==> flow/design.v <==
module compare_and_exchange(
    input [31:0] i1,
    input [31:0] i2,
    input dir,
    input clk,
    input reset,
    input enable,
    output [31:0] o1,
    output  [31:0] o2
    );
    reg [31:0]r1;
    reg [31:0]r2;
   always @(posedge clk)
   begin
   if(reset==0)
   begin
           if(enable==1)
            begin
                 if(dir==1)
                     begin
                        if (i1<i2)
                            begin
                                 r1 <= i1;
                                 r2 <= i2;
                            end
                        else
                             begin
                                 r1 <= i2;
                                 r2 <= i1;
                             end
                       end
                 else if(dir==0)  
                     begin
                        if (i1>i2)
                            begin
                             r1 <= i1;
                             r2 <= i2;
                            end
                        else
                             begin
                                 r1 <= i2;
                                 r2 <= i1;
                              end
                      end
            end
    else if (reset==1)
    begin
    r1<=32'b0;
    r2<=32'b0;
    end
    end
    end
    assign o2=r2; 
  assign o1=r1;
endmodule
module BM4_CAE(
    input [31:0] i1,
    input [31:0] i2,
    input [31:0] i3,
    input [31:0] i4,
    input dir1,
    input dir2,
    input dir3,
    input clk,
    input reset,
    input enable,
    output [31:0] o1,
    output [31:0] o2,
    output [31:0] o3,
    output [31:0] o4
    );
    wire [31:0]r1,r2,r3,r4,r5,r6,r7,r8,r9,r10,r11,r12,r13,r14;
           compare_and_exchange cae1(i1[31:0],i2[31:0],dir1,clk,reset,enable,r1,r2);
           compare_and_exchange cae2(i3[31:0],i4[31:0],dir1,clk,reset,enable,r3,r4);
           compare_and_exchange cae3(r1[31:0],r4[31:0],dir2,clk,reset,enable,r5,r8);
           compare_and_exchange cae4(r2[31:0],r3[31:0],dir2,clk,reset,enable,r6,r7);
           compare_and_exchange cae5(r5[31:0],r6[31:0],dir3,clk,reset,enable,r11,r13);
           compare_and_exchange cae6(r7[31:0],r8[31:0],dir3,clk,reset,enable,r12,r14); 
           assign o1=r11;
           assign o2=r12;
           assign o3=r13;
           assign o4=r14;
    endmodule
module BM8_CAE(
        input [31:0] i1,
        input [31:0] i2,
        input [31:0] i3,
        input [31:0] i4,
        input [31:0] i5,
        input [31:0] i6,
        input [31:0] i7,
        input [31:0] i8,
        input dir1,
        input dir2,
        input dir3,
        input clk,
        input reset,
        input enable,
        output [31:0] o1,
        output [31:0] o2,
        output [31:0] o3,
        output [31:0] o4,
        output [31:0] o5,
        output [31:0] o6,
        output [31:0] o7,
        output [31:0] o8
        );
      wire [31:0] r1,r2 ,r3,r4,r5,r6,r7,r8,r9,r10,r11,r12,r13,r14,r15,r16,r17,r18,r19,r20,r21,r22,r23,r24;   
         compare_and_exchange cae1(i1[31:0],i8[31:0],dir1,clk,reset,enable,r1,r8);
         compare_and_exchange cae2(i2[31:0],i7[31:0],dir1,clk,reset,enable,r2,r7);
         compare_and_exchange cae3(i3[31:0],i6[31:0],dir1,clk,reset,enable,r3,r6);
         compare_and_exchange cae4(i4[31:0],i5[31:0],dir1,clk,reset,enable,r4,r5);
         compare_and_exchange cae6(r1[31:0],r2[31:0],dir2,clk,reset,enable,r9,r10); 
         compare_and_exchange cae7(r3[31:0],r4[31:0],dir2,clk,reset,enable,r11,r12); 
         compare_and_exchange cae8(r5[31:0],r6[31:0],dir2,clk,reset,enable,r13,r14);
         compare_and_exchange cae9(r7[31:0],r8[31:0],dir2,clk,reset,enable,r15,r16);
         compare_and_exchange cae10(r9[31:0],r11[31:0],dir3,clk,reset,enable,r17,r18); 
         compare_and_exchange cae11(r10[31:0],r12[31:0],dir3,clk,reset,enable,r19,r20);
         compare_and_exchange cae12(r13[31:0],r15[31:0],dir3,clk,reset,enable,r21,r22); 
         compare_and_exchange cae13(r14[31:0],r16[31:0],dir3,clk,reset,enable,r23,r24);  
        assign o1=r17;
        assign o2=r18;
        assign o3=r19;
        assign o4=r20;
        assign o5=r21;
        assign o6=r22;
        assign o7=r23;
        assign o8=r24;
      endmodule
module full_CAE(
input [31:0] i1,
input [31:0] i2,
input [31:0] i3,
input [31:0] i4,
input [31:0] i5,
input [31:0] i6,
input [31:0] i7,
input [31:0] i8,
input dir,
input clk,
input reset,
input enable,
output [31:0] o1,
output [31:0] o2,
output [31:0] o3,
output [31:0] o4,
output [31:0] o5,
output [31:0] o6,
output [31:0] o7,
output [31:0] o8
);
wire [31:0] r1,r2 ,r3,r4,r5,r6,r7,r8,r9,r10,r11,r12,r13,r14,r15,r16,r17,r18,r19,r20,r21,r22,r23,r24;
reg [6:1] dq;
always @(posedge clk)
begin
    if (reset==0 && enable==1)
        dq <= {dq[5:1], dir};
end
compare_and_exchange cae1(i1[31:0],i2[31:0],dir,clk,reset,enable,r1,r2);
compare_and_exchange cae2(i3[31:0],i4[31:0],dir,clk,reset,enable,r3,r4);
compare_and_exchange cae3(i5[31:0],i6[31:0],dir,clk,reset,enable,r5,r6);
compare_and_exchange cae4(i7[31:0],i8[31:0],dir,clk,reset,enable,r7,r8);
BM4_CAE a1(r1,r2,r3,r4,dq[1],dq[2],dq[3],clk,reset,enable,r9,r10,r11,r12);
BM4_CAE a2(r5,r6,r7,r8,dq[1],dq[2],dq[3],clk,reset,enable,r13,r14,r15,r16);
BM8_CAE a3(r9,r10,r11,r12,r13,r14,r15,r16,dq[4],dq[5],dq[6],clk,reset,enable,r17,r18,r19,r20,r21,r22,r23,r24);
assign o1=r17;
assign o2=r18;
assign o3=r19;
assign o4=r20;
assign o5=r21;
assign o6=r22;
assign o7=r23;
assign o8=r24;
endmodule
--- tool output ---
Tool chain data of full_CAE. Module full_CAE before and after one edit of its RTL, step after step. "original" refers to lines of the RTL above, "edited" to lines of the edited file. "change" is "edited" less "original", of the values as shown; "relative change" is that difference over "original", in percent. Library cell names are shortened. A cell with n/a has no value.

Top module: full_CAE. Clock: clk. Library: sky130hd. Timing corner: tt_025C_1v80.

The edit. Unified diff, file above to edited file. A script made this edit. It changes what the design does and was not meant as an optimisation.

```diff
@@ -67,5 +67,5 @@
     output [31:0] o1,
     output [31:0] o2,
-    output [31:0] o3,
+    output [23:0] o3,
     output [31:0] o4
     );
```

Word level. Counts by Yosys on the flattened word-level netlist (proc, flatten, opt, wreduce; memories kept). Register bits leave out memories and registers merged into their read ports (data or address). Print and check cells are left out. Cells with the same type and inputs are merged into one.

Storage and ports: register bits after elaboration (original 1798, edited 1782, change -16, relative change -0.89%); latch bits (original 0, edited 0, change 0); bits in writable memories (original 0, edited 0, change 0); ROM bits (original 0, edited 0, change 0); word width x clocked read ports (original 0, edited 0, change 0); memories (original 0, edited 0, change 0); input port bits (original 260, edited 260, change 0, relative change 0.00%); output and inout port bits (original 256, edited 256, change 0, relative change 0.00%); elaborated cells (original 340, edited 340, change 0, relative change 0.00%).

Cells by class: add/sub/neg operators (original 0, edited 0, change 0); $mul (original 0, edited 0, change 0); div/mod/pow operators (original 0, edited 0, change 0); $lt $le $gt $ge (original 56, edited 56, change 0, relative change 0.00%); eq/ne operators (original 0, edited 0, change 0); shifts and indexed selects (original 0, edited 0, change 0); multiplexer cells (original 224, edited 224, change 0, relative change 0.00%); bitwise operators (original 1, edited 1, change 0, relative change 0.00%); reduce/logical cells (original 2, edited 2, change 0, relative change 0.00%).

Operator list: 32-bit 2-to-1 mux (original 224, edited 216, change -8, relative change -3.57%); 24-bit 2-to-1 mux (original 0, edited 8, change +8); 32-bit > comparator (original 28, edited 26, change -2, relative change -7.14%); 32-bit less-than comparator (original 28, edited 26, change -2, relative change -7.14%); 24-bit by 32-bit > comparator with 1-bit output (original 0, edited 1, change +1); 32-bit by 24-bit > comparator with 1-bit output (original 0, edited 1, change +1); 24-bit by 32-bit less-than comparator with 1-bit output (original 0, edited 1, change +1); 32-bit by 24-bit less-than comparator with 1-bit output (original 0, edited 1, change +1).

Unchanged operator kinds not shown: 3.

Depth. Longest topological path by Yosys (ltp), each cell counted once; first at word level (registers and memories cut), then after technology mapping (sequential cells cut; the memories' decode and read muxes count).

Depth: word-level depth (original 4, edited 4, change 0, relative change 0.00%); ABC_AREA (original 0, edited 0); depth in mapped cells (original 13, edited 12, change -1, relative change -7.69%); mapped depth without buffers (original 10, edited 10, change 0, relative change 0.00%).

After synthesis. Source: synth_stat.txt of the flow (Yosys; design flattened, memories mapped). It holds for the ABC_AREA given above (unset counts as 0); a run with the other value may have another netlist.

Cells by type: a21oi_1 (original 294, edited 378, change +84, relative change +28.57%); mux2_4 (original 75, edited 0, change -75, relative change -100.00%); a21o_1 (original 166, edited 108, change -58, relative change -34.94%); mux2_1 (original 37, edited 93, change +56, relative change +151.35%); clkbuf_1 (original 38, edited 88, change +50, relative change +131.58%); nor2b_1 (original 35, edited 85, change +50, relative change +142.86%); nand2_1 (original 238, edited 192, change -46, relative change -19.33%); buf_6 (original 79, edited 33, change -46, relative change -58.23%); buf_2 (original 87, edited 129, change +42, relative change +48.28%); a221oi_1 (original 56, edited 97, change +41, relative change +73.21%); nand3_1 (original 48, edited 88, change +40, relative change +83.33%); a221o_1 (original 64, edited 103, change +39, relative change +60.94%); nor2_1 (original 132, edited 170, change +38, relative change +28.79%); nand2b_1 (original 3, edited 36, change +33, relative change +1100.00%); mux2_2 (original 1523, edited 1497, change -26, relative change -1.71%); o21ai_0 (original 163, edited 139, change -24, relative change -14.72%); nand4_1 (original 173, edited 196, change +23, relative change +13.29%); o41ai_1 (original 2, edited 25, change +23, relative change +1150.00%).

Unchanged cell types not shown: 7. The list need not be complete.

Mapped netlist: standard cells after synthesis (original 7236, edited 7544, change +308, relative change +4.26%); mapped area (mm²) (original 0.0997532, edited 0.1005552, change +0.0008020, relative change +0.80%); area of sequential cells (mm²) (original 0.0539918, edited 0.0535113, change -0.0004805, relative change -0.89%); flip-flop cells (original 1798, edited 1782, change -16, relative change -0.89%); buffer cells (original 225, edited 272, change +47, relative change +20.89%).

By module: a second synthesis without flattening, with its own total; a netlist apart from the flattened one above.

Second synthesis, totals: cells (unflattened synthesis) (original 7147, edited 7148, change +1, relative change +0.01%); area (unflattened synthesis) (mm²) (original 0.1009856, edited 0.1009894, change +0.0000038, relative change 0.00%).

Rows give one instance, submodules left out.

Modules, original: compare_and_exchange (instances 28, cells 255, area 0.0035997 mm², seq. area 0.0019218 mm²); full_CAE (instances 1, cells 7, area 0.0001939 mm², seq. area 0.0001802 mm²); BM4_CAE (instances 2, cells 0, area 0 mm², seq. area 0 mm²); BM8_CAE (instances 1, cells 0, area 0 mm², seq. area 0 mm²).

Modules, edited: compare_and_exchange (instances 28, cells 255, area 0.0035997 mm², seq. area 0.0019218 mm²); full_CAE (instances 1, cells 8, area 0.0001977 mm², seq. area 0.0001802 mm²); BM4_CAE (instances 2, cells 0, area 0 mm², seq. area 0 mm²); BM8_CAE (instances 1, cells 0, area 0 mm², seq. area 0 mm²).

Worst setup path after synthesis. OpenSTA on the mapped netlist: ideal clock, no wires. The path of least setup slack (recovery checks aside). Input and output delay are each 20% of the period. Register names are those of the netlist, which keeps one name where synthesis merged equal registers.

Timing path after synthesis: path kind (original in2reg, edited in2reg); start (original input port reset, edited input port reset); end (original register a1.cae1.r1[0], edited register a1.cae1.r1[0]); clock period (ns) (original 4.5, edited 4.5, change 0.0, relative change 0.00%); external input delay (ns) (original 0.900, edited 0.900, change 0.000, relative change 0.00%); library setup time (ns) (original 4.266, edited 4.231, change -0.035); time at the first pin (ns) (original 0.900, edited 0.900, change 0.000, relative change 0.00%); arrival (ns) (original 80.139, edited 79.435, change -0.704, relative change -0.88%); required time (ns) (original 0.234, edited 0.269, change +0.035, relative change +14.96%); path slack (ns) (original -79.905, edited -79.165, change +0.740); delay of the path (ns) (original 83.505, edited 82.766, change -0.739, relative change -0.88%); stages (original 1, edited 1, change 0, relative change 0.00%); buffers on the path (original 0, edited 0, change 0); period reached after synthesis (ns) (original 84.405, edited 83.665, change -0.740, relative change -0.88%).

"delay of the path" = arrival - input delay + setup time. "stages": output pins that drive a net of the path, with the launching flip-flop's if there is one; two outputs of one cell count as two. "period reached after synthesis" is the clock period less the worst setup slack; recovery checks do not enter. This is arithmetic on one report: input and output delays are still those of the set period (20% each). Between the ends stands the longest chain of elaborated cells between them, by number of cells; it is not shown to be the way that was timed. Of several equally long chains one is given. A line is the first line of the expression or statement that the cell stems from. Yosys adds cells for indexed reads and writes and turns some case tables into memories. A register here has more assigning lines than the two given.

On the way, after synthesis, original:
Path through: nor2b_1. For cells in the longest elaborated chain the number is 2. Elaborated cells between the ends (all ways): 2. Those cells by class: 1 x logic; 1 x reduce/logical.

RTL lines, path after synthesis, original: start: declaration (RTL line 141) `input reset,`; 1-bit NOT; 2-bit AND reduction; end: assignment (RTL line 23) `r1 <= i1;`; end: assignment (RTL line 28) `r1 <= i2;`; end: declaration (RTL line 11) `reg [31:0]r1;`.

On the way, after synthesis, edited:
Path through: nor2b_1. For cells in the longest elaborated chain the number is 2. Elaborated cells between the ends (all ways): 2. Those cells by class: 1 x logic; 1 x reduce/logical.

RTL lines, path after synthesis, edited: start: declaration (RTL line 141) `input reset,`; 1-bit NOT; 2-bit AND reduction; end: assignment (RTL line 23) `r1 <= i1;`; end: assignment (RTL line 28) `r1 <= i2;`; end: declaration (RTL line 11) `reg [31:0]r1;`.

Timing after layout. From the final timing report of the runs of pair 1: the path of least setup slack in the routed layout; clock arrival at registers is part of the times.

Timing path after layout: path kind (original reg2reg, edited reg2reg); start (original register a2.cae3.r1[5], edited register a2.cae5.r1[13]); end (original register a2.cae5.r1[6], edited register a3.cae4.r1[4]); clock period (ns) (original 4.5, edited 4.5, change 0.0, relative change 0.00%); library setup time (ns) (original 0.26, edited 0.27, change +0.01); time at the first pin (ns) (original 0.85, edited 0.86, change +0.01, relative change +1.18%); arrival (ns) (original 4.58, edited 4.52, change -0.06, relative change -1.31%); required time (ns) (original 5.07, edited 5.06, change -0.01, relative change -0.20%); path slack (ns) (original 0.50, edited 0.55, change +0.05); stages (original 11, edited 10, change -1, relative change -9.09%); buffers on the path (original 1, edited 1, change 0, relative change 0.00%).

Between the ends stands the longest chain of elaborated cells between them, by number of cells; it is not shown to be the way that was timed. Of several equally long chains one is given. A register here has more assigning lines than the two given.

On the way, after layout, original:
Path through: edfxtp_1 ha_1 a21o_1 nand3_1 a21oi_1 a2111oi_0 o21ai_0 a211oi_2 mux2i_4 buf_12 mux2_2. For cells in the longest elaborated chain the number is 4. Elaborated cells between the ends (all ways): 6. Under source lines of those cells stands 4. Those cells by class: 2 x compare; 4 x mux.

RTL lines, path after layout, original: start: declaration (RTL line 11) `reg [31:0]r1;`; start: assignment (RTL line 23) `r1 <= i1;`; start: assignment (RTL line 28) `r1 <= i2;`; 32-bit > comparator (RTL line 34) `if (i1>i2)`; 32-bit 2-to-1 mux (RTL line 34); 32-bit 2-to-1 mux (RTL line 19) `if(dir==1)`; 32-bit 2-to-1 mux (RTL line 17) `if(enable==1)`; end: assignment (RTL line 23); end: assignment (RTL line 28); end: declaration (RTL line 11).

On the way, after layout, edited:
Path through: edfxtp_1 inv_1 ha_1 nand4_1 or4_1 a21oi_1 o21ai_1 a311oi_4 buf_4 mux2_2. For cells in the longest elaborated chain the number is 4. Elaborated cells between the ends (all ways): 6. Under source lines of those cells stands 4. Those cells by class: 2 x compare; 4 x mux.

RTL lines, path after layout, edited: start: declaration (RTL line 11) `reg [31:0]r1;`; start: assignment (RTL line 23) `r1 <= i1;`; start: assignment (RTL line 28) `r1 <= i2;`; 32-bit > comparator (RTL line 34) `if (i1>i2)`; 32-bit 2-to-1 mux (RTL line 34); 32-bit 2-to-1 mux (RTL line 19) `if(dir==1)`; 32-bit 2-to-1 mux (RTL line 17) `if(enable==1)`; end: assignment (RTL line 23); end: assignment (RTL line 28); end: declaration (RTL line 11).

Layout results. Runs of the flow (Yosys, OpenROAD) on both versions; the two runs of a pair have the same settings. The constraints put input and output delay at 20% of the set period each and load the outputs with 0.01 pF.

Flow settings, pair 1:
Under CORE_UTILIZATION stands 45. Under period_ns stands 4.5. The entry for CAP_MARGIN reads 20. Under CORE_MARGIN stands 2. SLEW_MARGIN: 20.

Final reports, pair 1: chip area after synthesis (Yosys) (mm²) (original 0.0997532, edited 0.1005552, change +0.0008020, relative change +0.80%); full die area (mm²) (original 0.225454, edited 0.227252, change +0.001798, relative change +0.80%); utilization in the final report (%) (original 52.7, edited 52.3, change -0.4); worst setup slack after layout (ns) (original 0.498, edited 0.549, change +0.051); overall power (uW) (original 44190, edited 44157, change -33, relative change -0.07%); period reached (ns) (original 4.002, edited 3.951, change -0.051, relative change -1.27%).

Flow settings, pair 2:
The entry for CAP_MARGIN reads 35. Under CORE_ASPECT_RATIO stands 1.09. Under CORE_UTILIZATION stands 68. Under CTS_CLUSTER_DIAMETER stands 245. The figure for PLACE_DENSITY_LB_ADDON is 0.07. SLEW_MARGIN: 30. Under period_ns stands 5.23. Under CORE_MARGIN stands 2.

Final reports, pair 2: chip area after synthesis (Yosys) (mm²) (original 0.0997532, edited 0.1005552, change +0.0008020, relative change +0.80%); full die area (mm²) (original 0.149779, edited 0.150968, change +0.001189, relative change +0.79%); utilization in the final report (%) (original 77.7, edited 77.3, change -0.4); worst setup slack after layout (ns) (original 0.936, edited 0.959, change +0.023); overall power (uW) (original 36273, edited 36298, change +25, relative change +0.07%); period reached (ns) (original 4.294, edited 4.271, change -0.023, relative change -0.54%).

By "period reached" is meant the clock period of the run minus its worst setup slack. This is arithmetic on one report: input and output delays are still those of the set period (20% each). "overall power": no workload was simulated; the value follows from the tool's default switching activity.
--- end ---
